==> flow/design.v <==
module TCAM_TOP (
        input                   CLK
       ,input                   RESET
       ,input                   SEARCH
       ,input                   SETTING
       ,input   [DATA_BITS-1:0] KEY
       ,input   [IDWID-1:0]     SETTING_ID
       ,input   [MASKWID-1:0]   SETTING_MASKID
       ,input   [IDWID-1:0]     SETTING_PRIORITY
       ,output  [IDWID-1:0]     RULEID
       ,output                  SETTING_COMPLETE
       ,output                  SEARCH_COMPLETE
       ,output                  MISMATCH
       ,input                     DDR3_AVL_INIT
       ,input   [SDRAM_DATA-1:0]  DDR3_AVL_READDATA
       ,input                     DDR3_AVL_WAITREQUEST
       ,input                     DDR3_AVL_READDATAVALID
       ,output                    DDR3_AVL_READ
       ,output                    DDR3_AVL_WRITE
       ,output  [SDRAM_ADDR-1:0]  DDR3_AVL_ADDRESS
       ,output  [SDRAM_DATA-1:0]  DDR3_AVL_WRITEDATA
       ,output                    DDR3_AVL_BURSTCOUNT
       ,output                    DDR3_AVL_INITCOMPLETE
	);
    parameter   DATA_BITS = 128;  
    parameter   FRAGMENTS = 8;	 
    parameter   FRAG_BITS = 3;	 
    parameter   IDWID     = 16;   
    parameter   MASKWID   = 18;
    parameter   SDRAM_ADDR = 19;
    parameter   SDRAM_DATA = 256;
    localparam  FRAG_WID  = (DATA_BITS/FRAGMENTS);
    localparam  ADDR_WID  = FRAG_BITS+FRAG_WID;
    localparam  PRIOWID   = IDWID;
    localparam  KWID      = DATA_BITS;
    localparam  SEGWID    = 2+IDWID+MASKWID+KWID+PRIOWID;  
    wire [ DATA_BITS-1:0 ] in_key      = KEY;
    wire [     IDWID-1:0 ] in_id       = SETTING_ID;
    wire [   MASKWID-1:0 ] in_maskid   = SETTING_MASKID;
    wire [   PRIOWID-1:0 ] in_priority = SETTING_PRIORITY;
    wire                 w_read;
    wire                 w_write;
    wire  [ADDR_WID-1:0] w_address;
    wire  [  SEGWID-1:0] w_readdata;
    wire  [  SEGWID-1:0] w_writedata;
    wire                 w_waitrequest;
    wire                 w_readdatavalid;
    TCAM_CONTROLLER
    #( 
        .DATA_BITS            ( DATA_BITS ), 
        .FRAGMENTS            ( FRAGMENTS ), 
        .FRAG_BITS            ( FRAG_BITS ), 
        .IDWID                ( IDWID     ),
        .MASKWID              ( MASKWID   )
    )    
    TCAM_TOP_INST    
    (
        .CLK                  ( CLK              ),
        .RESET                ( RESET            ),
        .SEARCH               ( SEARCH           ),   
        .SETTING              ( SETTING          ),   
        .KEY                  ( in_key           ),   
        .SETTING_ID           ( in_id            ),   
        .SETTING_MASKID       ( in_maskid        ),   
        .SETTING_PRIORITY     ( in_priority      ),   
        .RULEID               ( RULEID           ),   
        .SETTING_COMPLETE     ( SETTING_COMPLETE ),   
        .SEARCH_COMPLETE      ( SEARCH_COMPLETE  ),   
        .MISMATCH             ( MISMATCH         ),   
        .SDRAM_READ           ( w_read           ),
        .SDRAM_WRITE          ( w_write          ),
        .SDRAM_ADDRESS        ( w_address        ),
        .SDRAM_READDATA       ( w_readdata       ),
        .SDRAM_WRITEDATA      ( w_writedata      ),
        .SDRAM_WAITREQUEST    ( w_waitrequest    ),
        .SDRAM_READDATAVALID  ( w_readdatavalid  )
    );
    SDRAM_CONTROLLER  
    #(
        .ADDR_WID                   ( SDRAM_ADDR ),
        .DATA_WID                   ( SDRAM_DATA )
    )	
    SDRAM_CONTROLLER_INST 
    (
        .CLK                        ( CLK                    ),
        .RESET                      ( RESET                  ),
        .AVM_M0_WAITREQUEST         ( DDR3_AVL_WAITREQUEST   ),
        .AVM_M0_READDATA            ( DDR3_AVL_READDATA      ),
        .AVM_M0_READDATAVALID       ( DDR3_AVL_READDATAVALID ),
        .AVM_M0_READ                ( DDR3_AVL_READ          ),
        .AVM_M0_WRITE               ( DDR3_AVL_WRITE         ),
        .AVM_M0_WRITEDATA           ( DDR3_AVL_WRITEDATA     ),
        .AVM_M0_ADDRESS             ( DDR3_AVL_ADDRESS       ),	
        .AVM_M0_BURSTCOUNT          ( DDR3_AVL_BURSTCOUNT    ),
        .AVM_S0_INIT                ( DDR3_AVL_INIT          ),   
        .AVM_S0_READ                ( w_read                 ),   
        .AVM_S0_WRITE               ( w_write                ),   
        .AVM_S0_ADDRESS             ( w_address              ),   
        .AVM_S0_WRITEDATA           ( w_writedata            ),   
        .AVM_S0_READDATA            ( w_readdata             ),   
        .AVM_S0_WAITREQUEST         ( w_waitrequest          ),   
        .AVM_S0_READDATAVALID       ( w_readdatavalid        ),   
        .AVM_S0_INITCOMPLETE        ( DDR3_AVL_INITCOMPLETE  )    
    );
endmodule
module TCAM_CONTROLLER  (
        input                       CLK
       ,input                       RESET
       ,input                       SEARCH
       ,input                       SETTING
       ,input     [    KWID-1:0 ]   KEY
       ,input     [   IDWID-1:0 ]   SETTING_ID
       ,input     [ MASKWID-1:0 ]   SETTING_MASKID
       ,input     [ PRIOWID-1:0 ]   SETTING_PRIORITY
       ,output    [   IDWID-1:0 ]   RULEID
       ,output                      SETTING_COMPLETE
       ,output                      SEARCH_COMPLETE
       ,output                      MISMATCH
       ,input     [   SEGWID-1:0 ]  SDRAM_READDATA
       ,input                       SDRAM_WAITREQUEST
       ,input                       SDRAM_READDATAVALID
       ,output                      SDRAM_READ
       ,output                      SDRAM_WRITE
       ,output    [ ADDR_WID-1:0 ]  SDRAM_ADDRESS
       ,output    [   SEGWID-1:0 ]  SDRAM_WRITEDATA
	);
    parameter   DATA_BITS = 10;  
    parameter   FRAGMENTS = 5;	 
    parameter   FRAG_BITS = 3;	 
    parameter   IDWID     = 2;   
    parameter   MASKWID   = 5;
    localparam  FRAG_WID  = (DATA_BITS/FRAGMENTS);
    localparam  ADDR_WID  = FRAG_BITS+FRAG_WID;
    localparam  PRIOWID   = IDWID;
    localparam  KWID      = DATA_BITS;
    localparam  SEGWID    = 2+IDWID+MASKWID+KWID+PRIOWID;  
    reg                  search_en_sync1;
    reg                  setting_en_sync1;
    reg  [   KWID-1:0]	 key_sync1;
    reg  [  IDWID-1:0]	 setting_id_sync1;
    reg  [MASKWID-1:0]   setting_maskid_sync1;
    reg  [PRIOWID-1:0]   setting_priority_sync1;
    always @(posedge CLK or posedge RESET)
    begin 
        if (RESET) begin 
            key_sync1              <= 0;
            search_en_sync1        <= 0;
            setting_en_sync1       <= 0;
            setting_id_sync1       <= 0;
            setting_maskid_sync1   <= 0;
            setting_priority_sync1 <= 0;
        end 
        else begin
            key_sync1		       <= KEY;
            search_en_sync1        <= SEARCH;
            setting_en_sync1       <= SETTING;
            setting_id_sync1       <= SETTING_ID;
            setting_maskid_sync1   <= SETTING_MASKID;
            setting_priority_sync1 <= SETTING_PRIORITY;
        end
    end
    wire                    w_cntl_searchcomplete;	
    wire                    w_cntl_searchdatavalid;
    wire    [SEGWID-1:0] 	w_confirm_segment;
    wire                    w_compare_complete;
    segment_engine  
    #( 
        .DATA_BITS                  ( DATA_BITS ), 
        .FRAGMENTS                  ( FRAGMENTS ), 
        .FRAG_BITS                  ( FRAG_BITS ), 
        .IDWID                      ( IDWID     ),
        .MASKWID                    ( MASKWID   )
    ) 
    SEGMENTATION_INST   
    (
        .clk                        ( CLK                    ),
        .reset                      ( RESET                  ), 
        .i_search                   ( search_en_sync1        ),
        .i_setting                  ( setting_en_sync1       ),
        .i_key                      ( key_sync1              ),
        .i_setting_id               ( setting_id_sync1       ),
        .i_setting_maskid           ( setting_maskid_sync1   ),
        .i_setting_priority         ( setting_priority_sync1 ),
        .o_search_complete          ( w_cntl_searchcomplete  ),
        .o_setting_complete			( SETTING_COMPLETE       ),
        .o_cntl_m0_searchdatavalid  ( w_cntl_searchdatavalid ),
        .i_sdram_readdata           ( SDRAM_READDATA         ),
        .i_sdram_waitrequest        ( SDRAM_WAITREQUEST      ),
        .i_sdram_readdatavalid		( SDRAM_READDATAVALID    ),
        .o_sdram_read               ( SDRAM_READ             ),
        .o_sdram_write              ( SDRAM_WRITE            ),
        .o_sdram_address            ( SDRAM_ADDRESS          ),
        .o_sdram_writedata          ( SDRAM_WRITEDATA        )
    );
    wire [  IDWID-1:0] w_mask_confirm_id;
    wire [MASKWID-1:0] w_mask_confirm_maskid;
    wire [PRIOWID-1:0] w_mask_confirm_priority;
    wire [   KWID-1:0] w_mask_confirm_key;
    wire               w_mask_confirm_id_update;
    wire               w_mask_complete;
    mask_engine 
    #( 
        .DATA_BITS                  ( DATA_BITS ), 
        .FRAGMENTS                  ( FRAGMENTS ), 
        .FRAG_BITS                  ( FRAG_BITS ), 
        .IDWID                      ( IDWID     ),
        .MASKWID                    ( MASKWID   )
    )
    MASK_ENGINE_INST   
    (
        .clk                        ( CLK                      ),
        .reset                      ( RESET                    ),
        .i_sdram_readdata           ( SDRAM_READDATA           ),
        .o_id                       ( w_mask_confirm_id        ),
        .o_maskid                   ( w_mask_confirm_maskid    ),
        .o_confirm_key              ( w_mask_confirm_key       ),
        .o_priority                 ( w_mask_confirm_priority  ),
        .i_cntl_s0_searchdatavalid  ( w_cntl_searchdatavalid   ),
        .i_segment_complete         ( w_cntl_searchcomplete    ),
        .o_id_update                ( w_mask_confirm_id_update ),
        .o_mask_complete            ( w_mask_complete          )
    );
    wire [KWID-1:0] w_pp_key6;
    ffxkclkx #(6,KWID) pp_search_key (CLK,RESET,key_sync1,w_pp_key6);
    wire [  IDWID-1:0]  w_confirm_prio_ruleid;
    wire [PRIOWID-1:0]  w_confirm_prio_priority;
    wire                w_confirm_complete;
    wire                w_confirm_prio_valid;
    confirm_engine 
    #( 
        .DATA_BITS                  ( DATA_BITS ), 
        .FRAGMENTS                  ( FRAGMENTS ), 
        .FRAG_BITS                  ( FRAG_BITS ), 
        .IDWID                      ( IDWID     ),
        .MASKWID                    ( MASKWID   )
    )
    CONFIRM_ENGINE_INST   
    (
        .clk                        ( CLK                      ),
        .reset                      ( RESET                    ),
        .i_key                      ( w_pp_key6                ),
        .i_id                       ( w_mask_confirm_id        ),
        .i_maskid                   ( w_mask_confirm_maskid    ),
        .i_priority                 ( w_mask_confirm_priority  ),
        .i_confirm_key              ( w_mask_confirm_key       ),
        .o_confirm_ruleid           ( w_confirm_prio_ruleid    ),
        .o_confirm_priority         ( w_confirm_prio_priority  ),
        .i_id_update                ( w_mask_confirm_id_update ),     
        .i_mask_complete            ( w_mask_complete          ),
        .o_confirm_complete         ( w_confirm_complete       ), 
        .o_confirm_valid            ( w_confirm_prio_valid     )
    );
    priority_engine 
    #( 
        .DATA_BITS                  ( DATA_BITS ), 
        .FRAGMENTS                  ( FRAGMENTS ), 
        .FRAG_BITS                  ( FRAG_BITS ), 
        .IDWID                      ( IDWID     ),
        .MASKWID                    ( MASKWID   )
    )
    PRIORITY_ENGINE_INST    
    (   
        .clk                        ( CLK                     ),
        .reset                      ( RESET                   ),
        .i_confirm_ruleid           ( w_confirm_prio_ruleid   ),
        .i_confirm_priority         ( w_confirm_prio_priority ),
        .o_final_id                 ( RULEID                  ), 
        .o_mismatch                 ( MISMATCH                ),
        .i_confirm_valid            ( w_confirm_prio_valid    ),
        .i_confirm_complete         ( w_confirm_complete      ),
        .o_priority_complete        ( SEARCH_COMPLETE         )
    );
endmodule
module SDRAM_CONTROLLER (
        input 		                CLK
       ,input 		                RESET
       ,input                       AVM_M0_WAITREQUEST
       ,input       [DATA_WID-1:0]	AVM_M0_READDATA
       ,input                       AVM_M0_READDATAVALID
       ,output                      AVM_M0_READ
       ,output                      AVM_M0_WRITE
       ,output reg  [DATA_WID-1:0]	AVM_M0_WRITEDATA
       ,output reg  [ADDR_WID-1:0]	AVM_M0_ADDRESS
       ,output      [        10:0]  AVM_M0_BURSTCOUNT
       ,input                       AVM_S0_INIT
       ,input                       AVM_S0_READ
       ,input                       AVM_S0_WRITE
       ,input       [ADDR_WID-1:0]  AVM_S0_ADDRESS
       ,input       [DATA_WID-1:0]  AVM_S0_WRITEDATA
       ,output reg  [DATA_WID-1:0]  AVM_S0_READDATA
       ,output                      AVM_S0_INITCOMPLETE
       ,output                      AVM_S0_WAITREQUEST
       ,output                      AVM_S0_READDATAVALID
	);
    parameter ADDR_WID = 27;
    parameter DATA_WID = 32;
    localparam IDLE  = 2'd0;
    localparam INIT  = 2'd1;
    localparam READ  = 2'd2;
    localparam WRITE = 2'd3;
    reg [ADDR_WID-1:0] 	avs_address_sync1;
    reg [DATA_WID-1:0] 	avs_writedata_sync1;
    reg 				avs_init_sync1;
    reg 				avs_read_sync1;
    reg 				avs_write_sync1;
    always @(posedge CLK or posedge RESET)
    begin 
        if (RESET) begin 
            avs_init_sync1  	<= 0;
            avs_read_sync1  	<= 0;
            avs_write_sync1 	<= 0;
            avs_address_sync1 	<= 0;
            avs_writedata_sync1 <= 0;
        end 
        else begin 
            avs_init_sync1  	<= AVM_S0_INIT;
            avs_read_sync1  	<= AVM_S0_READ;
            avs_write_sync1 	<= AVM_S0_WRITE;
            avs_address_sync1 	<= AVM_S0_ADDRESS;
            avs_writedata_sync1 <= AVM_S0_WRITEDATA;
        end
    end
    wire [ADDR_WID-1:0] max_address;
    assign max_address = {ADDR_WID{1'b1}};
    wire max_avm_address;
    assign max_avm_address = (AVM_M0_ADDRESS == max_address) ? 1'b1 : 1'b0;
    reg [3:0] wr_burst_count;
    reg drv_status_waitrequest;
    reg drv_status_init_complete;
    reg drv_status_readdatavalid;
    reg [1:0] current_state;
    always @(posedge CLK or posedge RESET) 	 
    begin 
        if (RESET) begin
            current_state <= IDLE;
            drv_status_init_complete <= 0;
        end
        else begin
            case (current_state)
                IDLE : begin
                    drv_status_waitrequest   <= 1'b0;
                    drv_status_readdatavalid <= 1'b1;
                    if (avs_init_sync1 == 1) begin
                        AVM_M0_ADDRESS   <= 0;
                        AVM_M0_WRITEDATA <= 0;
                        wr_burst_count 	 <= 0;
                        current_state 	 <= INIT;	 
                        drv_status_init_complete <= 0;
                    end
                    else if (avs_read_sync1 == 1) begin 
                        AVM_M0_ADDRESS <= avs_address_sync1;
                        drv_status_readdatavalid <= 1'b0;
                        current_state  <= READ;	 
                    end 
                    else if (avs_write_sync1 == 1) begin
                        AVM_M0_ADDRESS   <= avs_address_sync1;
                        AVM_M0_WRITEDATA <= avs_writedata_sync1;
                        current_state    <= WRITE;  
                    end
                    else begin
                        AVM_M0_ADDRESS   <= AVM_M0_ADDRESS;
                        AVM_M0_WRITEDATA <= AVM_M0_WRITEDATA;
                        current_state <= IDLE; 	 
                    end
                end
                INIT : begin
                    drv_status_waitrequest <= 1'b1;
                    if (!AVM_M0_WAITREQUEST & !max_avm_address) begin 
                        if (wr_burst_count == 0) begin 
                            AVM_M0_ADDRESS <= AVM_M0_ADDRESS + 1;
                            wr_burst_count <= 0;
                        end
                        else begin 
                            wr_burst_count <= wr_burst_count + 1;
                        end
                    end
                    else if (!AVM_M0_WAITREQUEST & max_avm_address) begin 
                        if (wr_burst_count == 0) begin 
                            drv_status_init_complete <= 1;
                            current_state <= IDLE;	 
                        end
                        else begin 
                            wr_burst_count <= wr_burst_count + 1;
                        end
                    end
                    else begin 
                        wr_burst_count <= wr_burst_count + 1;
                    end 
                end
                READ : begin
                    drv_status_waitrequest <= 1'b1;
                    if (!AVM_M0_WAITREQUEST & !AVM_M0_READDATAVALID) begin
                        current_state <= READ;	 
                    end
                    else if (!AVM_M0_WAITREQUEST & AVM_M0_READDATAVALID) begin
                        drv_status_readdatavalid <= 1'b1;
                        current_state <= IDLE; 
                    end
                    else begin
                        current_state <= READ;  
                    end
                end
                WRITE : begin
                    drv_status_waitrequest <= 1'b1;
                    if (!AVM_M0_WAITREQUEST)	current_state <= IDLE;
                    else 						current_state <= WRITE;  
                end 
                default : begin 
                    current_state <= current_state;
                end 
            endcase
        end
    end 
    assign AVM_M0_BURSTCOUNT = 1;
    assign AVM_M0_WRITE = ((current_state==WRITE || current_state==INIT) && RESET==0) ? 1'b1 : 1'b0;
    assign AVM_M0_READ  = (current_state==READ && RESET==0) ? 1'b1 : 1'b0;
    assign AVM_S0_WAITREQUEST   = drv_status_waitrequest;
    assign AVM_S0_INITCOMPLETE  = drv_status_init_complete;
    assign AVM_S0_READDATAVALID = drv_status_readdatavalid;
    always @(posedge CLK or posedge RESET) 
    begin 
        if 		(RESET)					AVM_S0_READDATA <= 0;
        else if (AVM_M0_READDATAVALID)	AVM_S0_READDATA <= AVM_M0_READDATA;
        else 							AVM_S0_READDATA <= AVM_S0_READDATA;
    end 
endmodule
module segment_engine (
        input 					clk
       ,input 					reset
       ,input                   i_search
       ,input                   i_setting
       ,input   [   KWID-1:0]   i_key
       ,input   [MASKWID-1:0]   i_setting_maskid
       ,input   [PRIOWID-1:0]   i_setting_priority
       ,input   [  IDWID-1:0]   i_setting_id
       ,output                  o_search_complete
       ,output                  o_setting_complete
       ,output                  o_cntl_m0_searchdatavalid
       ,input   [ SEGWID-1:0]   i_sdram_readdata
       ,input                   i_sdram_waitrequest
       ,input                   i_sdram_readdatavalid
       ,output                  o_sdram_read
       ,output                  o_sdram_write
       ,output  [ADDR_WID-1:0]  o_sdram_address
       ,output  [  SEGWID-1:0]  o_sdram_writedata
	);
    parameter   DATA_BITS = 10;  
    parameter   FRAGMENTS = 5;	 
    parameter   FRAG_BITS = 3;	 
    parameter   IDWID     = 2;   
    parameter   MASKWID   = 5;
    localparam  FRAG_WID  = (DATA_BITS/FRAGMENTS);
    localparam  ADDR_WID  = FRAG_BITS+FRAG_WID;
    localparam  PRIOWID   = IDWID;
    localparam  KWID      = DATA_BITS;
    localparam  SEGWID    = 2+IDWID+MASKWID+KWID+PRIOWID;  
	reg 				search_en_sync1;
	reg 				setting_en_sync1;
	reg   [   KWID-1:0]	key_sync1;
	reg   [  IDWID-1:0]	setting_id_sync1;
	reg	  [MASKWID-1:0]	setting_maskid_sync1;
    reg   [PRIOWID-1:0] setting_priority_sync1;
	always @(posedge clk or posedge reset)
	begin 
		if (reset) begin 
			key_sync1 		  	   <= 0;
			search_en_sync1   	   <= 0;
			setting_en_sync1  	   <= 0;
			setting_id_sync1  	   <= 0;
			setting_maskid_sync1   <= 0;
            setting_priority_sync1 <= 0;
		end 
		else begin
			key_sync1		       <= i_key;
			search_en_sync1        <= i_search;
			setting_en_sync1       <= i_setting;
			setting_id_sync1       <= i_setting_id;
			setting_maskid_sync1   <= i_setting_maskid;
            setting_priority_sync1 <= i_setting_priority;
		end
	end 
    wire					w_cntl_load;
    wire 					w_cntl_modify;
    wire					w_cntl_shift;
    wire 					w_cntl_search;
    wire 					w_cntl_modify_done;
    wire   [ADDR_WID-1:0]	w_fragment_key;
    fragmentation  
    #( 
        .DATA_BITS                 ( DATA_BITS          ), 
        .FRAGMENTS                 ( FRAGMENTS          ), 
        .FRAG_BITS                 ( FRAG_BITS          ), 
        .IDWID                     ( IDWID              ),
        .MASKWID                   ( MASKWID            )
    )
    FRAGMENT_INST  
    (
        .clk	                   ( clk                ),
        .reset                     ( reset              ),
        .i_key                     ( key_sync1          ),
        .o_fragment_key            ( w_fragment_key     ),
        .i_load				       ( w_cntl_load        ),
        .i_shift                   ( w_cntl_shift       )
    );
    segment_controller 
    #( 
        .FRAGMENTS                 ( FRAGMENTS                 )  
    )	
    SEGMENT_CONTROLLER_INST   
    (
        .clk                       ( clk                       ),
        .reset                     ( reset                     ), 
        .i_search_enable           ( search_en_sync1           ),
        .i_setting_enable          ( setting_en_sync1          ),
        .o_sdram_read              ( o_sdram_read              ),
        .o_sdram_write             ( o_sdram_write             ),
        .i_sdram_waitrequest       ( i_sdram_waitrequest       ),
        .i_sdram_readdatavalid     ( i_sdram_readdatavalid     ),
        .o_cntl_m0_load            ( w_cntl_load               ),
        .o_cntl_m0_modify          ( w_cntl_modify             ),
        .o_cntl_m0_shift           ( w_cntl_shift              ),
        .i_cntl_m0_modify_done     ( w_cntl_modify_done        ),
        .o_cntl_m0_searchdatavalid ( o_cntl_m0_searchdatavalid ),
        .o_search_complete         ( o_search_complete         ),
        .o_setting_complete        ( o_setting_complete        )
    );
    segment_datapath  
    #( 
        .DATA_BITS                 ( DATA_BITS              ), 
        .FRAGMENTS                 ( FRAGMENTS              ), 
        .FRAG_BITS                 ( FRAG_BITS              ), 
        .IDWID                     ( IDWID                  ),
        .MASKWID                   ( MASKWID                )
    )	
    SEGMENT_DATAPATH_INST  
    (
        .clk					   ( clk                    ),
        .reset					   ( reset                  ), 
        .i_setting_id		       ( setting_id_sync1       ),
        .i_setting_key		       ( key_sync1              ),
        .i_setting_maskid		   ( setting_maskid_sync1   ),
        .i_setting_priority        ( setting_priority_sync1 ),
        .i_fragment_key            ( w_fragment_key         ),
        .i_sdram_readdata          ( i_sdram_readdata       ),		
        .o_sdram_writedata		   ( o_sdram_writedata      ),
        .o_sdram_segment_address   ( o_sdram_address        ), 
        .i_cntl_s0_modify          ( w_cntl_modify          ),
        .o_cntl_s0_modify_done     ( w_cntl_modify_done     )
    );
endmodule
module segment_controller (
        input 		 clk
       ,input 		 reset
       ,input 		 i_search_enable
       ,input		 i_setting_enable
       ,input 		 i_sdram_waitrequest
       ,input 		 i_sdram_readdatavalid
       ,output 	reg	 o_sdram_read
       ,output 	reg	 o_sdram_write
       ,input 		 i_cntl_m0_modify_done
       ,output  	 o_cntl_m0_load
       ,output 	reg  o_cntl_m0_modify
       ,output	reg  o_cntl_m0_shift
       ,output  reg  o_cntl_m0_searchdatavalid
       ,output       o_search_complete
       ,output       o_setting_complete
	);
    parameter  FRAGMENTS = 5;	 
    localparam IDLE        = 4'b0000;  
    localparam SHIFT       = 4'b0001;  
    localparam STABLE_RD_1 = 4'b0010;  
    localparam STABLE_RD_2 = 4'b0011;  
    localparam READ        = 4'b0100;  
    localparam MODIFY      = 4'b0101;  
    localparam STABLE_WR   = 4'b0110;  
    localparam WRITE       = 4'b0111;  
    localparam COUNT       = 4'b1000;  
	reg search_mode;
	reg setting_mode;
	reg [3:0] loop_count;  
	reg [3:0] current_state; 
	always @(posedge clk or posedge reset)
	begin 
		if (reset) begin
			loop_count    <= FRAGMENTS;
			search_mode   <= 0;
			setting_mode  <= 0;
			current_state <= IDLE;
			o_sdram_read     <= 0;
			o_sdram_write    <= 0;
			o_cntl_m0_shift  <= 0;
			o_cntl_m0_modify <= 0;
			o_cntl_m0_searchdatavalid <= 0;
		end
		else begin 
			case (current_state) 
				IDLE : begin
					o_sdram_read     <= 0;
					o_sdram_write    <= 0;
					o_cntl_m0_shift  <= 0;
					o_cntl_m0_modify <= 0;
					o_cntl_m0_searchdatavalid <= 0;
					search_mode <= 0;
					setting_mode <= 0;
					loop_count <= FRAGMENTS;
					if (i_setting_enable) begin
						setting_mode  <= 1'b1;   
						current_state <= SHIFT;	 
					end 
					else if (i_search_enable) begin 
						search_mode    <= 1'b1;   
						current_state  <= SHIFT;  
					end 
					else begin 
						current_state <= IDLE;	 
					end 
				end 
				SHIFT : begin 
					o_cntl_m0_shift <= 1'b1;
					current_state <= STABLE_RD_1;  
				end 
				STABLE_RD_1 : begin
					o_cntl_m0_shift <= 1'b0;
					current_state <= STABLE_RD_2;
				end
				STABLE_RD_2 : begin
					current_state <= READ;
				end
				READ : begin
					o_sdram_read    <= 1'b1;  
					if (i_sdram_waitrequest & !i_sdram_readdatavalid) begin 
						o_sdram_read    <= 1'b0;  
						current_state <= READ;  
					end
					else if (i_sdram_waitrequest & i_sdram_readdatavalid & setting_mode) begin
						o_sdram_read    <= 1'b0;  
						current_state <= MODIFY;  
					end
					else if (i_sdram_waitrequest & i_sdram_readdatavalid & search_mode) begin
						o_sdram_read    <= 1'b0;  
						o_cntl_m0_searchdatavalid <= 1'b1;  
						current_state <= COUNT;  
					end 
					else begin 
						current_state <= READ;  
					end 
				end 
				MODIFY : begin
					o_cntl_m0_modify <= 1'b1;  
					if (i_cntl_m0_modify_done == 1) begin 
						o_cntl_m0_modify <= 1'b0;
						current_state  <= STABLE_WR;  
					end 
					else begin
						current_state <= MODIFY;  
					end 
				end 
				STABLE_WR : begin
					o_cntl_m0_modify <= 1'b0;
					current_state <= WRITE;
				end 
				WRITE : begin
					o_sdram_write    <= 1'b1;
					if 	  (i_sdram_waitrequest) 	current_state <= COUNT;	 
					else 						current_state <= WRITE;
				end 
				COUNT : begin
					o_sdram_read  <= 1'b0;
					o_sdram_write <= 1'b0;
					o_cntl_m0_searchdatavalid <= 1'b0;
					if (loop_count > 1) begin 
						loop_count <= loop_count - 1;
						current_state <= SHIFT;  
					end 
					else begin 
						current_state <= IDLE;  
					end 
				end
				default : begin
					current_state <= current_state;
				end	 
			endcase 
		end 
	end
	assign o_cntl_m0_load 	  = (current_state==IDLE & reset==0) ? 1'b1 : 1'b0;
	assign o_search_complete  = (search_mode==0 	 & reset==0) ? 1'b1 : 1'b0;
	assign o_setting_complete = (setting_mode==0 	 & reset==0) ? 1'b1 : 1'b0;
endmodule 
module segment_datapath (
        input                   clk
       ,input                   reset
       ,input   [  IDWID-1:0]   i_setting_id
       ,input   [   KWID-1:0]   i_setting_key
       ,input   [MASKWID-1:0]   i_setting_maskid
       ,input   [PRIOWID-1:0]   i_setting_priority
       ,input   [ SEGWID-1:0]   i_sdram_readdata    
       ,output  [ SEGWID-1:0]   o_sdram_writedata   
       ,input   [ADDR_WID-1:0]	i_fragment_key
       ,output  [ADDR_WID-1:0]	o_sdram_segment_address  
       ,input                   i_cntl_s0_modify
       ,output                  o_cntl_s0_modify_done
    );
    parameter	DATA_BITS = 10;  
    parameter 	FRAGMENTS = 5;	 
    parameter 	FRAG_BITS = 3;	 
    parameter	IDWID     = 2;   
    parameter   MASKWID   = 5;
    localparam 	FRAG_WID  = (DATA_BITS/FRAGMENTS);
    localparam 	ADDR_WID  = FRAG_BITS+FRAG_WID;
    localparam  PRIOWID   = IDWID;
    localparam 	KWID	  = DATA_BITS;
    localparam 	SEGWID	  = 2+IDWID+MASKWID+KWID+PRIOWID;  
    reg [SEGWID-1:0] sdram_readdata;
    always @(posedge clk or posedge reset)
    begin 
        if (reset) begin 
            sdram_readdata <= 0;
        end
        else begin 
            sdram_readdata <= i_sdram_readdata;
        end 
    end 
    addresspath_orientator 
    #( 
        .DATA_BITS                ( DATA_BITS          ), 
        .FRAGMENTS                ( FRAGMENTS          ), 
        .FRAG_BITS                ( FRAG_BITS          )
    )  
    ADDRESS_ORIENTATOR_INST   
    (
        .clk                      (clk),
        .reset                    (reset), 
        .i_fragment_key           (i_fragment_key),
        .o_sdram_segment_address  (o_sdram_segment_address)  
    );
    status_generator 
    #( 
        .DATA_BITS             ( DATA_BITS            ), 
        .FRAGMENTS             ( FRAGMENTS            ), 
        .FRAG_BITS             ( FRAG_BITS            ), 
        .IDWID                 ( IDWID                ),
        .MASKWID               ( MASKWID              )
    )
    STATUS_GENERATOR_INST   
    (
        .clk                   ( clk                   ),
        .reset                 ( reset                 ), 
        .i_modify              ( i_cntl_s0_modify      ),
        .i_setting_id          ( i_setting_id          ),
        .i_setting_key         ( i_setting_key         ),
        .i_setting_maskid      ( i_setting_maskid      ),  
        .i_setting_priority    ( i_setting_priority    ),
        .i_sdram_readdata      ( sdram_readdata        ),
        .o_sdram_writedata     ( o_sdram_writedata     ),  
        .o_modify_complete     ( o_cntl_s0_modify_done )
    );
endmodule
module addresspath_orientator (
        input						clk,
        input 						reset, 
        input		[ADDR_WID-1:0]	i_fragment_key,
        output 	reg [ADDR_WID-1:0]	o_sdram_segment_address  
	);
    parameter	DATA_BITS = 10;  
    parameter 	FRAGMENTS = 5;	 
    parameter 	FRAG_BITS = 3;	 
    localparam 	FRAG_WID  = (DATA_BITS/FRAGMENTS);
    localparam 	ADDR_WID  = FRAG_BITS+FRAG_WID;
	always @(posedge clk or posedge reset)
	begin 
		if   (reset)	o_sdram_segment_address <= 0;
		else 			o_sdram_segment_address <= i_fragment_key;
	end
endmodule
module status_generator (
        input			            clk
       ,input 			            reset 
       ,input 						i_modify
       ,input       [    KWID-1:0 ] i_setting_key
       ,input  		[   IDWID-1:0 ]	i_setting_id
       ,input 		[ MASKWID-1:0 ]	i_setting_maskid
       ,input       [ PRIOWID-1:0 ] i_setting_priority
       ,input		[  SEGWID-1:0 ]	i_sdram_readdata
       ,output 	reg	[  SEGWID-1:0 ]	o_sdram_writedata
       ,output 	 					o_modify_complete
	);
    parameter   DATA_BITS = 10;  
    parameter   FRAGMENTS = 5;	 
    parameter   FRAG_BITS = 3;	 
    parameter   IDWID     = 2;   
    parameter   MASKWID   = 5;
    localparam  FRAG_WID  = (DATA_BITS/FRAGMENTS);
    localparam  ADDR_WID  = FRAG_BITS+FRAG_WID;
    localparam  PRIOWID   = IDWID;
    localparam  KWID      = DATA_BITS;
    localparam  SEGWID    = 2+IDWID+MASKWID+KWID+PRIOWID;  
    localparam IDLE     = 0;
    localparam MODIFY   = 1;
    localparam COMPLETE = 2;
    wire cell_empty;
    assign cell_empty = ~i_sdram_readdata[SEGWID-2];
    reg [		1:0] current_state;
    reg [SEGWID-1:0] writedata_mod;
    reg				 reg_modify_complete;
    always @(posedge clk or posedge reset) 
    begin 
        if (reset) begin
            writedata_mod <= 0;
            current_state <= IDLE;
            reg_modify_complete	<= 0;
        end
        else begin 
            case (current_state)
                IDLE : begin
                    reg_modify_complete <= 1'b0;
                    if   (i_modify)	current_state <= MODIFY;  
                    else            current_state <= IDLE;  
                end 
                MODIFY : begin
                    reg_modify_complete <= 1'b0;
                    if (cell_empty) begin 
                        writedata_mod <= {2'b01, i_setting_id, i_setting_maskid, i_setting_key, i_setting_priority};
                        reg_modify_complete <= 1'b1;
                        current_state <= COMPLETE;	 
                    end
                    else begin 
                        writedata_mod <= {2'b11, i_sdram_readdata[SEGWID-3:0]};
                        reg_modify_complete <= 1'b1;
                        current_state <= COMPLETE;	 
                    end 
                end 
                COMPLETE : begin 
                    reg_modify_complete <= 1'b1;
                    current_state <= IDLE;  
                end 
                default : begin 
                    writedata_mod <= writedata_mod;
                end 
            endcase 
        end 
    end
    always @(posedge clk or posedge reset)
    begin 
        if (reset) begin 
            o_sdram_writedata <= 0;
        end 
        else if (reg_modify_complete) begin 
            o_sdram_writedata <= writedata_mod;
        end
        else begin 
            o_sdram_writedata <= o_sdram_writedata;
        end 
    end 
    assign o_modify_complete = reg_modify_complete;
endmodule
module fragmentation (
        input                       clk
       ,input                       reset
       ,input       [    KWID-1:0]  i_key
       ,output reg  [ADDR_WID-1:0]  o_fragment_key
       ,input                       i_load
       ,input                       i_shift
	);
    parameter   DATA_BITS = 10;  
    parameter   FRAGMENTS = 5;	 
    parameter   FRAG_BITS = 3;	 
    parameter   IDWID     = 2;   
    parameter   MASKWID   = 5;
    localparam  FRAG_WID  = (DATA_BITS/FRAGMENTS);
    localparam  ADDR_WID  = FRAG_BITS+FRAG_WID;
    localparam  PRIOWID   = IDWID;
    localparam  KWID      = DATA_BITS;
    localparam  SEGWID    = 2+IDWID+MASKWID+KWID+PRIOWID;  
    wire [FRAG_WID-1:0] zeros;
    assign zeros = {FRAG_WID{1'b0}};
    reg [     KWID-1:0] shift_register;
    reg [FRAG_BITS-1:0] prefix_address;
    always @(posedge clk or posedge reset)
    begin 
        if (reset) begin
            o_fragment_key <= 0;		
            shift_register <= 0;
            prefix_address <= 0;
        end 
        else if (i_load) begin 
            shift_register <= i_key;
            prefix_address <= 0;
        end
        else if (i_shift) begin
            prefix_address <= prefix_address + 1;
            o_fragment_key <= {prefix_address, shift_register[FRAG_WID-1:0]};
            shift_register <= {zeros, shift_register[KWID-1:FRAG_WID]};
        end 
        else begin
            prefix_address <= prefix_address;
            shift_register <= shift_register; 
        end
    end 
endmodule
module mask_engine (
        input                         clk
       ,input                         reset
       ,input       [  SEGWID-1:0 ]   i_sdram_readdata    
       ,output      [   IDWID-1:0 ]   o_id
       ,output      [ MASKWID-1:0 ]   o_maskid
       ,output      [    KWID-1:0 ]   o_confirm_key
       ,output      [ PRIOWID-1:0 ]   o_priority
       ,input                         i_cntl_s0_searchdatavalid
       ,input                         i_segment_complete
       ,output                        o_id_update
       ,output                        o_mask_complete
    );
    parameter	DATA_BITS = 10;  
    parameter 	FRAGMENTS = 5;	 
    parameter 	FRAG_BITS = 3;	 
    parameter	IDWID     = 2;   
    parameter   MASKWID   = 5;
    localparam  PRIOWID   = IDWID;
    localparam 	KWID	  = DATA_BITS;
    localparam 	SEGWID	  = 2+IDWID+MASKWID+KWID+PRIOWID;  
    reg               r_id_valid;
    reg [  IDWID-1:0] r_id;
    reg [MASKWID-1:0] r_maskid;
    reg [   KWID-1:0] r_confirm_key;
    reg [PRIOWID-1:0] r_priority;
    always @(posedge clk or posedge reset)
    begin 
        if (reset) begin 
            r_id_valid    <= 'h0;
            r_id          <= 'h0;
            r_maskid      <= 'h0;
            r_priority    <= 'h0;
            r_confirm_key <= 'h0;
        end
        else if (i_cntl_s0_searchdatavalid) begin
            r_id_valid    <= (~i_sdram_readdata[SEGWID-1] & i_sdram_readdata[SEGWID-2]);  
            r_id          <= i_sdram_readdata[       SEGWID-3:KWID+MASKWID+PRIOWID ];
            r_maskid      <= i_sdram_readdata[ KWID+MASKWID+PRIOWID-1:KWID+PRIOWID ];
            r_confirm_key <= i_sdram_readdata[ KWID+PRIOWID-1:PRIOWID ];
            r_priority    <= i_sdram_readdata[      PRIOWID-1:0            ];
        end 
    end
    reg r_searchdatavalid_sync1;
    always @(posedge clk or posedge reset)
    begin 
        if (reset)  r_searchdatavalid_sync1 <= 0;
        else        r_searchdatavalid_sync1 <= i_cntl_s0_searchdatavalid;
    end 
    wire p_searchdatavalid; 
    assign p_searchdatavalid = (i_cntl_s0_searchdatavalid & ~r_searchdatavalid_sync1);
    reg r_segment_complete_sync1;
    always @(posedge clk or posedge reset)
    begin 
        if   (reset) r_segment_complete_sync1 <= 0;
        else         r_segment_complete_sync1 <= i_segment_complete;
    end 
    wire p_segment_complete;
    assign p_segment_complete = (i_segment_complete & ~r_segment_complete_sync1);
    wire p_segment_processing;
    assign p_segment_processing = (~i_segment_complete & r_segment_complete_sync1);
    reg [        1:0] ro_id_valid;
    reg [  IDWID-1:0] ro_id;
    reg [MASKWID-1:0] ro_maskid;
    reg [   KWID-1:0] ro_confirm_key;
    reg [PRIOWID-1:0] ro_priority;
    always @(posedge clk or posedge reset)
    begin 
        if (reset) begin 
            ro_id          <= 'h0;
            ro_maskid      <= 'h0;
            ro_priority    <= 'h0;
            ro_confirm_key <= 'h0;
        end
        else if (p_segment_complete) begin 
            ro_id          <= 'h0;
            ro_maskid      <= 'h0;
            ro_priority    <= 'h0;
            ro_confirm_key <= 'h0;
        end
        else if (r_id_valid) begin 
            ro_id          <= r_id;
            ro_maskid      <= r_maskid;
            ro_priority    <= r_priority;
            ro_confirm_key <= r_confirm_key;
        end  
        else begin 
            ro_id          <= ro_id;
            ro_maskid      <= ro_maskid;
            ro_priority    <= ro_priority;
            ro_confirm_key <= ro_confirm_key;
        end 
    end
    assign o_id          = ro_id;            
    assign o_maskid      = ro_maskid;     
    assign o_priority    = ro_priority;   
    assign o_confirm_key = ro_confirm_key;
    wire w_new_id;
    assign w_new_id = ~p_segment_complete & p_searchdatavalid & r_id_valid;
    reg ro_id_update;
    always @(posedge clk or posedge reset)
    begin 
        if      ( reset        )  ro_id_update <= 1'b0;
        else if ( w_new_id     )  ro_id_update <= 1'b1;
        else if ( ro_id_update )  ro_id_update <= 1'b0;
        else                      ro_id_update <= ro_id_update;
    end 
    assign o_id_update = ro_id_update;
    reg ro_mask_complete;
    always @(posedge clk or posedge reset)
    begin 
        if      ( reset                )  ro_mask_complete <= 1'b0;
        else if ( p_segment_complete   )  ro_mask_complete <= 1'b1;
        else if ( p_segment_processing )  ro_mask_complete <= 1'b0;
        else                              ro_mask_complete <= ro_mask_complete;
    end
    assign o_mask_complete = ro_mask_complete;
endmodule
module confirm_engine (
        input                       clk
       ,input                       reset
       ,input   [     KWID-1:0 ]    i_key
       ,input   [    IDWID-1:0 ]    i_id
       ,input   [  MASKWID-1:0 ]    i_maskid
       ,input   [  PRIOWID-1:0 ]    i_priority
       ,input   [     KWID-1:0 ]    i_confirm_key
       ,output  [    IDWID-1:0 ] 	o_confirm_ruleid
       ,output  [  PRIOWID-1:0 ]    o_confirm_priority
       ,input                       i_id_update       
       ,input                       i_mask_complete
       ,output                      o_confirm_complete
       ,output                      o_confirm_valid
	);
    parameter   DATA_BITS = 10;  
    parameter   FRAGMENTS = 5;	 
    parameter   FRAG_BITS = 3;	 
    parameter   IDWID     = 2;   
    parameter   MASKWID   = 5;
    localparam  FRAG_WID  = (DATA_BITS/FRAGMENTS);
    localparam  PRIOWID   = IDWID;
    localparam  KWID      = DATA_BITS;
    localparam  SEGWID    = 2+IDWID+MASKWID+KWID+PRIOWID;  
    localparam  CNFM_WID  = (DATA_BITS/MASKWID);
    reg r_mask_complete_sync1;
    always @(posedge clk or posedge reset)
    begin 
        if   (reset) r_mask_complete_sync1 <= 0;
        else         r_mask_complete_sync1 <= i_mask_complete;
    end 
    wire p_mask_complete;
    assign p_mask_complete = (i_mask_complete & ~r_mask_complete_sync1);
    wire p_mask_processing;
    assign p_mask_processing = (~i_mask_complete & r_mask_complete_sync1);
    reg [   KWID-1:0] r_key;
    reg [  IDWID-1:0] r_id;
    reg [MASKWID-1:0] r_maskid;
    reg [   KWID-1:0] r_confirm_key;
    reg [PRIOWID-1:0] r_priority; 
    always @(posedge clk or posedge reset)
    begin 
        if (reset) begin 
            r_key         <= 'h0;
            r_id          <= 'h0;
            r_maskid      <= 'h0;
            r_priority    <= 'h0;
            r_confirm_key <= 'h0;
        end 
        else if (p_mask_complete) begin 
            r_key         <= i_key;
            r_id          <= 'h0;
            r_maskid      <= 'h0;
            r_priority    <= 'h0;
            r_confirm_key <= 'h0;
        end 
        else if (i_id_update) begin 
            r_key         <= i_key;
            r_id          <= i_id;
            r_maskid      <= i_maskid;
            r_priority    <= i_priority;
            r_confirm_key <= i_confirm_key;
        end 
        else begin 
            r_key         <= r_key;
            r_id          <= r_id;
            r_maskid      <= r_maskid;
            r_priority    <= r_priority;
            r_confirm_key <= r_confirm_key;
        end 
    end 
    reg [MASKWID-1:0] r_id_match_vector;
    generate 
        genvar mask_idx;
    for (mask_idx = 0; mask_idx < MASKWID; mask_idx=mask_idx+1)
        begin: mask_bit
            always @(posedge clk or posedge reset)
            begin 
                if (reset) begin
                    r_id_match_vector[mask_idx] <= 0;
                end 
                else begin 
                    r_id_match_vector[mask_idx] <= (r_maskid[mask_idx]) ? 1'b1 : (r_confirm_key[(CNFM_WID+(CNFM_WID*mask_idx)-1):(CNFM_WID*mask_idx)] == r_key[(CNFM_WID+(CNFM_WID*mask_idx)-1):(CNFM_WID*mask_idx)]);
                end
            end
        end
    endgenerate
    wire w_id_match;
    assign w_id_match = &r_id_match_vector;
    reg [  IDWID-1:0] ro_confirm_ruleid;
    reg [PRIOWID-1:0] ro_confirm_priority;
    reg               ro_confirm_valid;
    always @(posedge clk or posedge reset)
    begin 
        if      ( reset      )  ro_confirm_ruleid <= 'h0;
        else if ( w_id_match )  ro_confirm_ruleid <= r_id;   
        else                    ro_confirm_ruleid <= ro_confirm_ruleid;
    end
    always @(posedge clk or posedge reset)
    begin 
        if      ( reset      )  ro_confirm_priority <= 'h0;
        else if ( w_id_match )  ro_confirm_priority <= r_priority; 
        else                    ro_confirm_priority <= ro_confirm_priority;
    end 
    always @(posedge clk or posedge reset) 
    begin 
        if      ( reset            )  ro_confirm_valid <= 1'b0;
        else if ( w_id_match       )  ro_confirm_valid <= 1'b1;
        else if ( ro_confirm_valid )  ro_confirm_valid <= 1'b0;
        else                          ro_confirm_valid <= ro_confirm_valid;
    end 
    assign o_confirm_ruleid   = ro_confirm_ruleid;
    assign o_confirm_priority = ro_confirm_priority;
    assign o_confirm_valid    = ro_confirm_valid;
    reg ro_confirm_complete; 
    always @(posedge clk or posedge reset)
    begin 
        if      ( reset             ) ro_confirm_complete <= 1'b0;
        else if ( p_mask_complete   ) ro_confirm_complete <= 1'b1;
        else if ( p_mask_processing ) ro_confirm_complete <= 1'b0;
        else                          ro_confirm_complete <= ro_confirm_complete;
    end 
    assign o_confirm_complete = ro_confirm_complete;
endmodule
module priority_engine (
        input                   clk
       ,input                   reset
       ,input  [   IDWID-1:0 ]  i_confirm_ruleid
       ,input  [ PRIOWID-1:0 ]  i_confirm_priority
       ,output [   IDWID-1:0 ]  o_final_id
       ,output                  o_mismatch
       ,input                   i_confirm_valid
       ,input                   i_confirm_complete
       ,output                  o_priority_complete
    );
    parameter	DATA_BITS = 10;  
    parameter 	FRAGMENTS = 5;	 
    parameter 	FRAG_BITS = 3;	 
    parameter	IDWID     = 2;   
    parameter   MASKWID   = 5;
    localparam  PRIOWID   = IDWID;
    localparam  KWID      = DATA_BITS;
    localparam  SEGWID    = 2+IDWID+MASKWID+KWID+PRIOWID;  
    reg r_confirm_complete_sync1;
    always @(posedge clk or posedge reset)
    begin 
        if   (reset) r_confirm_complete_sync1 <= 0;
        else         r_confirm_complete_sync1 <= i_confirm_complete;
    end 
    wire p_confirm_complete;
    assign p_confirm_complete = (i_confirm_complete & ~r_confirm_complete_sync1);
    wire p_confirm_processing; 
    assign p_confirm_processing = (~i_confirm_complete & r_confirm_complete_sync1);
    reg [  IDWID-1:0] r_confirm_ruleid;
    reg [PRIOWID-1:0] r_confirm_priority;
    always @(posedge clk or posedge reset)
    begin 
        if (reset) begin 
            r_confirm_ruleid   <= 'h0;
            r_confirm_priority <= 'h0;
        end 
        else if (i_confirm_complete) begin 
            r_confirm_ruleid   <= 'h0;
            r_confirm_priority <= 'h0;
        end
        else if (i_confirm_valid) begin 
            r_confirm_ruleid   <= i_confirm_ruleid;
            r_confirm_priority <= i_confirm_priority;
        end  
        else begin 
            r_confirm_ruleid   <= r_confirm_ruleid;  
            r_confirm_priority <= r_confirm_priority;
        end 
    end 
    wire w_id_select; 
    assign w_id_select = (r_confirm_priority > r_stored_priority) ? 1'b1 : 1'b0;
    reg [  IDWID-1:0] r_stored_id; 
    reg [PRIOWID-1:0] r_stored_priority;
    always @(posedge clk or posedge reset)
    begin 
        if (reset) begin 
            r_stored_id       <= 'h0;
            r_stored_priority <= 'h0;
        end 
        else if (p_confirm_complete) begin 
            r_stored_id       <= 'h0;
            r_stored_priority <= 'h0;
        end
        else if (w_id_select) begin 
            r_stored_id       <= r_confirm_ruleid;
            r_stored_priority <= r_confirm_priority;
        end
        else begin 
            r_stored_id       <= r_stored_id;
            r_stored_priority <= r_stored_priority;      
        end 
    end 
    wire w_id_match;
    assign w_id_match = ( i_confirm_valid & ~i_confirm_complete );
    reg ro_mismatch;
    always @(posedge clk or posedge reset)
    begin 
        if      ( reset              ) ro_mismatch <= 1'b1;  
        else if ( p_confirm_complete ) ro_mismatch <= 1'b1;
        else if ( w_id_match         ) ro_mismatch <= 1'b0;
        else                           ro_mismatch <= ro_mismatch;
    end
    assign o_mismatch = ro_mismatch;
    reg ro_priority_complete;
    always @(posedge clk or posedge reset)
    begin 
        if      ( reset                )  ro_priority_complete <= 1'b0;
        else if ( p_confirm_complete   )  ro_priority_complete <= 1'b1;
        else if ( p_confirm_processing )  ro_priority_complete <= 1'b0;
        else                              ro_priority_complete <= 1'b0;
    end
    assign o_priority_complete = ro_priority_complete;
    reg [IDWID-1:0] ro_final_id;
    always @(posedge clk or posedge reset)
    begin 
        if   ( reset )  ro_final_id <= 'h0;
        else            ro_final_id <= r_stored_id;    
    end 
    assign o_final_id = ro_final_id;
endmodule
module ffxkclk
    (
     clk,
     rst,
     idat,
     odat
     );
parameter           K = 3;     
input               clk,
                    rst;
input               idat;
output              odat;
wire                odat;
reg [K-1:0]         shift_dat;
wire [K:0]          shift_in;
assign              shift_in = {shift_dat,idat};
always @ (posedge clk)
    begin
    shift_dat <= shift_in[K-1:0];
    end
assign odat = shift_dat[K-1];
endmodule 
module ffxkclkx
    (
     clk,
     rst,
     idat,
     odat
     );
parameter           K = 3;   
parameter           W = 10;  
input               clk;
input               rst;
input [W-1:0]       idat;
output [W-1:0]      odat;
wire [W-1:0]        odat;
generate
    genvar bit_idx;
for (bit_idx=0;bit_idx<W;bit_idx=bit_idx+1'b1)
    begin: i_bit
    ffxkclk #(K)    flxodat (clk,rst,idat[bit_idx],odat[bit_idx]);
    end
endgenerate
endmodule 
Lab notebook: TCAM_TOP

Step by step through the tools: TCAM_TOP:

Module TCAM_TOP before and after one edit of its RTL, step after step.
"before" refers to lines of the RTL above, "after" to lines of the edited file.
"difference": "after" minus "before" as printed here. "relative change": 100 x difference / "before".
Library cell names are shortened.
Not given: --

* top module: TCAM_TOP
* clock input: CLK
* standard-cell library: sky130hd
* library corner: tt_025C_1v80

Diff:

The edit as a unified diff against the file above.
This change comes from a script, not from a designer. The edited design behaves differently; no optimisation was intended.

```diff
@@ -8,5 +8,5 @@
        ,input   [MASKWID-1:0]   SETTING_MASKID
        ,input   [IDWID-1:0]     SETTING_PRIORITY
-       ,output  [IDWID-1:0]     RULEID
+       ,output  [IDWID-1:0]     RULEID_o
        ,output                  SETTING_COMPLETE
        ,output                  SEARCH_COMPLETE
@@ -23,4 +23,8 @@
        ,output                    DDR3_AVL_INITCOMPLETE
 	);
+    wire [IDWID-1:0] RULEID;
+    reg [IDWID-1:0] RULEID_r;
+    always @(posedge CLK) RULEID_r <= RULEID;
+    assign RULEID_o = RULEID_r;
     parameter   DATA_BITS = 128;  
     parameter   FRAGMENTS = 8;	 
```

Elaborated design:

Counts by Yosys on the flattened word-level netlist (proc, flatten, opt, wreduce; memories kept). Register bits leave out memories and registers merged into their read ports (data or address). Print and check cells are left out.

Storage and ports
* register bits after elaboration: before 3303, after 3319, difference +16, relative change +0.48%
* elaborated cells: before 479, after 480, difference +1, relative change +0.21%

Cells by class
* $add $sub $neg: before 4, after 4, difference 0, relative change 0.00%
* $lt $le $gt $ge: before 2, after 2, difference 0, relative change 0.00%
* eq/ne operators: before 46, after 46, difference 0, relative change 0.00%
* mux-type cells: before 129, after 129, difference 0, relative change 0.00%
* bitwise gates (word level): before 34, after 34, difference 0, relative change 0.00%
* reduce/logical cells: before 46, after 46, difference 0, relative change 0.00%

Operators by type and width
* two-way mux 1 bit: before 55, after 55, difference 0, relative change 0.00%
* AND 1 bit: before 21, after 21, difference 0, relative change 0.00%
* equality test 7 bit: before 18, after 18, difference 0, relative change 0.00%
* nonzero test 2 bit: before 17, after 17, difference 0, relative change 0.00%
* two-way mux 16 bit: before 16, after 16, difference 0, relative change 0.00%
* inverter 1 bit: before 13, after 13, difference 0, relative change 0.00%
* two-way mux 4 bit: before 11, after 11, difference 0, relative change 0.00%
* two-way mux 2 bit: before 10, after 10, difference 0, relative change 0.00%
* case mux 1 bit (select 2 bit): before 9, after 9, difference 0, relative change 0.00%
* != test 2 x 1 -> 1 bit (second input constant): before 8, after 8, difference 0, relative change 0.00%
* two-way mux 126 bit: before 6, after 6, difference 0, relative change 0.00%
* two-way mux 19 bit: before 5, after 5, difference 0, relative change 0.00%
* AND reduction 4 bit: before 5, after 5, difference 0, relative change 0.00%
* equality test 4 x 3 -> 1 bit (second input constant): before 4, after 4, difference 0, relative change 0.00%
* logical NOT 1 bit: before 4, after 4, difference 0, relative change 0.00%
* two-way mux 18 bit: before 4, after 4, difference 0, relative change 0.00%
* != test 2 bit (second input constant): before 4, after 4, difference 0, relative change 0.00%
* OR reduction 2 bit: before 4, after 4, difference 0, relative change 0.00%
* equality test 2 bit (second input constant): before 3, after 3, difference 0, relative change 0.00%
* equality test 2 x 1 -> 1 bit (second input constant): before 2, after 2, difference 0, relative change 0.00%
* equality test 4 x 2 -> 1 bit (second input constant): before 2, after 2, difference 0, relative change 0.00%
* logical AND 1 bit: before 2, after 2, difference 0, relative change 0.00%
* logical NOT 2 bit: before 2, after 2, difference 0, relative change 0.00%
* logical NOT 4 bit: before 2, after 2, difference 0, relative change 0.00%
* two-way mux 128 bit: before 2, after 2, difference 0, relative change 0.00%
* two-way mux 256 bit: before 2, after 2, difference 0, relative change 0.00%
* two-way mux 3 bit: before 2, after 2, difference 0, relative change 0.00%
* case mux 4 bit (select 2 bit): before 2, after 2, difference 0, relative change 0.00%

Not every row of either side is listed.

Longest topological paths:

Yosys ltp: most cells in a row. Word level: on the elaborated netlist, between registers, memories and ports. Mapped: between sequential cells and ports; inverters and the memories' decode and read muxes count.

Logic depth
* word-level depth: before 8, after 8, difference 0, relative change 0.00%
* ABC_AREA: before 0, after 0
* depth in mapped cells: before 9, after 9, difference 0, relative change 0.00%
* depth with buffers taken out: before 7, after 7, difference 0, relative change 0.00%

After synthesis:

The flow's flattened synthesis, as Yosys stat reports it; memories are mapped. The netlist is that of the ABC_AREA named above (0 if unset); the other value can give another one.

Synthesis totals
* cell count: before 6811, after 6827, difference +16, relative change +0.23%
* cell area after synthesis (µm²): before 103962.2, after 104282.5, difference +320.3, relative change +0.31%
* mapped flip-flops: before 3235, after 3251, difference +16, relative change +0.49%
* buffers: before 389, after 389, difference 0, relative change 0.00%

Cell types
* dfxtp_1: before 756, after 772, difference +16, relative change +2.12%
* dfrtp_1: before 2269, after 2269, difference 0, relative change 0.00%
* mux2i_1: before 709, after 709, difference 0, relative change 0.00%
* mux2_2: before 625, after 625, difference 0, relative change 0.00%
* nor2_1: before 593, after 593, difference 0, relative change 0.00%
* nand2_1: before 318, after 318, difference 0, relative change 0.00%
* edfxtp_1: before 205, after 205, difference 0, relative change 0.00%
* clkbuf_1: before 201, after 201, difference 0, relative change 0.00%
* a21oi_1: before 191, after 191, difference 0, relative change 0.00%
* nor2b_1: before 185, after 185, difference 0, relative change 0.00%
* buf_2: before 97, after 97, difference 0, relative change 0.00%
* o21ai_0: before 87, after 87, difference 0, relative change 0.00%
* xor2_1: before 81, after 81, difference 0, relative change 0.00%
* buf_4: before 78, after 78, difference 0, relative change 0.00%
* o21ai_1: before 72, after 72, difference 0, relative change 0.00%
* xnor2_1: before 67, after 67, difference 0, relative change 0.00%
* mux2_1: before 59, after 59, difference 0, relative change 0.00%
* inv_1: before 36, after 36, difference 0, relative change 0.00%

Not every row of either side is listed.
The figures by module come from a second, unflattened synthesis with its own total; it is not the netlist above.

Unflattened totals
* cell total of the unflattened synthesis: before 7126, after 7142, difference +16, relative change +0.22%
* area total of the unflattened synthesis (µm²): before 112978.4, after 113298.7, difference +320.3, relative change +0.28%

Rows give one instance, submodules left out.

Modules, before
* SDRAM_CONTROLLER: times used 1, cells 1549, area 27637.8 µm², seq. area 21927.3 µm²
* ffxkclk (K=6): times used 128, cells 6, area 120.1 µm², seq. area 120.1 µm²
* status_generator: times used 1, cells 1167, area 15061.9 µm², seq. area 9110.0 µm²
* confirm_engine: times used 1, cells 1097, area 15043.2 µm², seq. area 8883.5 µm²
* mask_engine: times used 1, cells 963, area 14367.5 µm², seq. area 9033.7 µm²
* fragmentation: times used 1, cells 609, area 6702.7 µm², seq. area 3753.6 µm²
* TCAM_CONTROLLER: times used 1, cells 181, area 4508.1 µm², seq. area 4504.3 µm²
* segment_datapath: times used 1, cells 181, area 4508.1 µm², seq. area 4504.3 µm²
* segment_engine: times used 1, cells 181, area 4508.1 µm², seq. area 4504.3 µm²
* priority_engine: times used 1, cells 333, area 3926.3 µm², seq. area 2078.2 µm²
* segment_controller (FRAGMENTS=8): times used 1, cells 76, area 857.1 µm², seq. area 503.0 µm²
* addresspath_orientator: times used 1, cells 20, area 479.2 µm², seq. area 475.5 µm²
* TCAM_TOP: times used 1, cells 1, area 3.8 µm², seq. area 0.0 µm²
* ffxkclkx: times used 1, cells 0, area 0.0 µm², seq. area 0.0 µm²

Modules, after
* SDRAM_CONTROLLER: times used 1, cells 1549, area 27637.8 µm², seq. area 21927.3 µm²
* ffxkclk (K=6): times used 128, cells 6, area 120.1 µm², seq. area 120.1 µm²
* status_generator: times used 1, cells 1167, area 15061.9 µm², seq. area 9110.0 µm²
* confirm_engine: times used 1, cells 1097, area 15043.2 µm², seq. area 8883.5 µm²
* mask_engine: times used 1, cells 963, area 14367.5 µm², seq. area 9033.7 µm²
* fragmentation: times used 1, cells 609, area 6702.7 µm², seq. area 3753.6 µm²
* TCAM_CONTROLLER: times used 1, cells 181, area 4508.1 µm², seq. area 4504.3 µm²
* segment_datapath: times used 1, cells 181, area 4508.1 µm², seq. area 4504.3 µm²
* segment_engine: times used 1, cells 181, area 4508.1 µm², seq. area 4504.3 µm²
* priority_engine: times used 1, cells 333, area 3926.3 µm², seq. area 2078.2 µm²
* segment_controller (FRAGMENTS=8): times used 1, cells 76, area 857.1 µm², seq. area 503.0 µm²
* addresspath_orientator: times used 1, cells 20, area 479.2 µm², seq. area 475.5 µm²
* TCAM_TOP: times used 1, cells 17, area 324.1 µm², seq. area 320.3 µm²
* ffxkclkx: times used 1, cells 0, area 0.0 µm², seq. area 0.0 µm²

Worst setup path after synthesis:

Path of least setup slack by OpenSTA after synthesis, without wires, with an ideal clock, recovery checks aside; 20% of the period is set as input and as output delay. Where synthesis merged equal registers, the netlist keeps one of their names.

Timing path after synthesis
* path kind: before input port to flip-flop, after input port to flip-flop
* start: before input RESET, after input RESET
* end: before register SDRAM_CONTROLLER_INST.drv_status_waitrequest, after register SDRAM_CONTROLLER_INST.drv_status_waitrequest
* period (ps): before 10000, after 10000, difference 0, relative change 0.00%
* library setup time (ps): before 2746, after 2746, difference 0
* time at the first pin (ps): before 2000, after 2000, difference 0, relative change 0.00%
* data arrival time (ps): before 48927, after 48927, difference 0, relative change 0.00%
* data required time (ps): before 7254, after 7254, difference 0, relative change 0.00%
* slack (ps): before -41673, after -41673, difference 0
* delay of the path (ps): before 49673, after 49673, difference 0, relative change 0.00%
* driving pins on the path: before 2, after 2, difference 0, relative change 0.00%
* path buffers: before 1, after 1, difference 0, relative change 0.00%
* synthesis period reached (ps): before 51673, after 51673, difference 0, relative change 0.00%

"delay of the path" = arrival - input delay + setup time.
"driving pins on the path" counts driving pins, that of a launching flip-flop among them; a cell with two outputs on the path counts twice.
"synthesis period reached" = period - worst setup slack (recovery checks aside). The figure is calculated, with input and output delays left at 20% of the set period.
At most two assigning lines are given for a register; there are more.

Between the ends, after synthesis, before:
* cell sequence: buf_2 inv_1
* cells in the longest elaborated chain: 0

RTL lines, path after synthesis, before
* from (decl): RTL line 3 `,input                   RESET`
* to (assign): RTL line 341 `drv_status_waitrequest   <= 1'b0;`
* to (assign): RTL line 367 `drv_status_waitrequest <= 1'b1;`
* to (decl): RTL line 328 `reg drv_status_waitrequest;`

Between the ends, after synthesis, after:
* cell sequence: buf_2 inv_1
* cells in the longest elaborated chain: 0

RTL lines, path after synthesis, after
* from (decl): RTL line 3 `,input                   RESET`
* to (assign): RTL line 345 `drv_status_waitrequest   <= 1'b0;`
* to (assign): RTL line 371 `drv_status_waitrequest <= 1'b1;`
* to (decl): RTL line 332 `reg drv_status_waitrequest;`

Timing after layout:

Path of least setup slack in the final report of the runs of pair A (OpenROAD, finished layout, wires in). Where an end is a register, its clock arrival counts in the times.
The path's times are printed in steps of 10 ps; the period is the one set.

Timing path post-layout
* path kind: before input port to output port, after input port to output port
* start: before input RESET, after input RESET
* end: before output DDR3_AVL_WRITE, after output DDR3_AVL_READ
* period (ps): before 5620, after 5620, difference 0, relative change 0.00%
* time at the first pin (ps): before 1120, after 1120, difference 0, relative change 0.00%
* data arrival time (ps): before 2740, after 2700, difference -40, relative change -1.46%
* data required time (ps): before 4500, after 4500, difference 0, relative change 0.00%
* slack (ps): before 1760, after 1800, difference +40
* driving pins on the path: before 3, after 3, difference 0, relative change 0.00%
* path buffers: before 2, after 2, difference 0, relative change 0.00%

The rows between start and end are the longest chain of elaborated cells between them; the timing report does not say that the signal goes this way. Where chains are equally long, one stands for them.
Each line given opens the expression or statement behind the cell; cells for indexed reads and writes are added by Yosys, which also makes memories of some case tables.

Between the ends, post-layout, before:
* cell sequence: clkdlybuf4s50_1 nor2_1 clkdlybuf4s50_1
* cells in the longest elaborated chain: 3

RTL lines, path post-layout, before
* from (decl): RTL line 3 `,input                   RESET`
* inverter 1 bit: RTL line 415 `assign AVM_M0_WRITE = ((current_state==WRITE || current_state==INIT) && RESET==0) ? 1'b1 : 1'b0;`
* logical AND 1 bit: RTL line 415
* two-way mux 1 bit: RTL line 415
* to (decl): RTL line 19 `,output                    DDR3_AVL_WRITE`

Between the ends, post-layout, after:
* cell sequence: clkdlybuf4s50_1 nor2b_1 clkdlybuf4s50_1
* cells in the longest elaborated chain: 3

RTL lines, path post-layout, after
* from (decl): RTL line 3 `,input                   RESET`
* inverter 1 bit: RTL line 420 `assign AVM_M0_READ  = (current_state==READ && RESET==0) ? 1'b1 : 1'b0;`
* logical AND 1 bit: RTL line 420
* two-way mux 1 bit: RTL line 420
* to (decl): RTL line 18 `,output                    DDR3_AVL_READ`

Measured runs:

Both versions went through the flow (Yosys, OpenROAD) with the same settings in each pair. Constraints: input delay and output delay 20% of the set period each, output load 0.01 pF.

Flow settings, pair A:
* CORE_UTILIZATION: 40
* period_ns: 5.62
* CAP_MARGIN: 20
* CORE_MARGIN: 2
* SLEW_MARGIN: 20

Measured results, pair A
* area of the synthesized netlist (µm²): before 103962.2, after 104282.5, difference +320.3, relative change +0.31%
* total die area (µm²): before 264001.0, after 264808.0, difference +807.0, relative change +0.31%
* standard-cell area after layout (µm²): before 124691.0, after 125373.0, difference +682.0, relative change +0.55%
* worst setup slack after layout (ps): before 1755, after 1799, difference +44
* worst hold slack after layout (ps): before 261, after 258, difference -3
* reached clock period (ps): before 3865, after 3821, difference -44, relative change -1.14%

Flow settings, pair B:
* ABC_AREA: 1
* CORE_MARGIN: 10
* CORE_UTILIZATION: 65
* GPL_ROUTABILITY_DRIVEN: 1
* MAX_ROUTING_LAYER: met4
* SETUP_SLACK_MARGIN: 0.1
* period_ns: 3.49
* CAP_MARGIN: 20
* SLEW_MARGIN: 20

Measured results, pair B
* area of the synthesized netlist (µm²): before 102871.2, after 103191.5, difference +320.3, relative change +0.31%
* total die area (µm²): before 174578.0, after 175092.0, difference +514.0, relative change +0.29%
* standard-cell area after layout (µm²): before 121325.0, after 121673.0, difference +348.0, relative change +0.29%
* worst setup slack after layout (ps): before 464, after 303, difference -161
* worst hold slack after layout (ps): before 227, after 216, difference -11
* reached clock period (ps): before 3026, after 3187, difference +161, relative change +5.32%

"reached clock period" means the clock period less the worst setup slack. The figure is calculated, with input and output delays left at 20% of the set period.
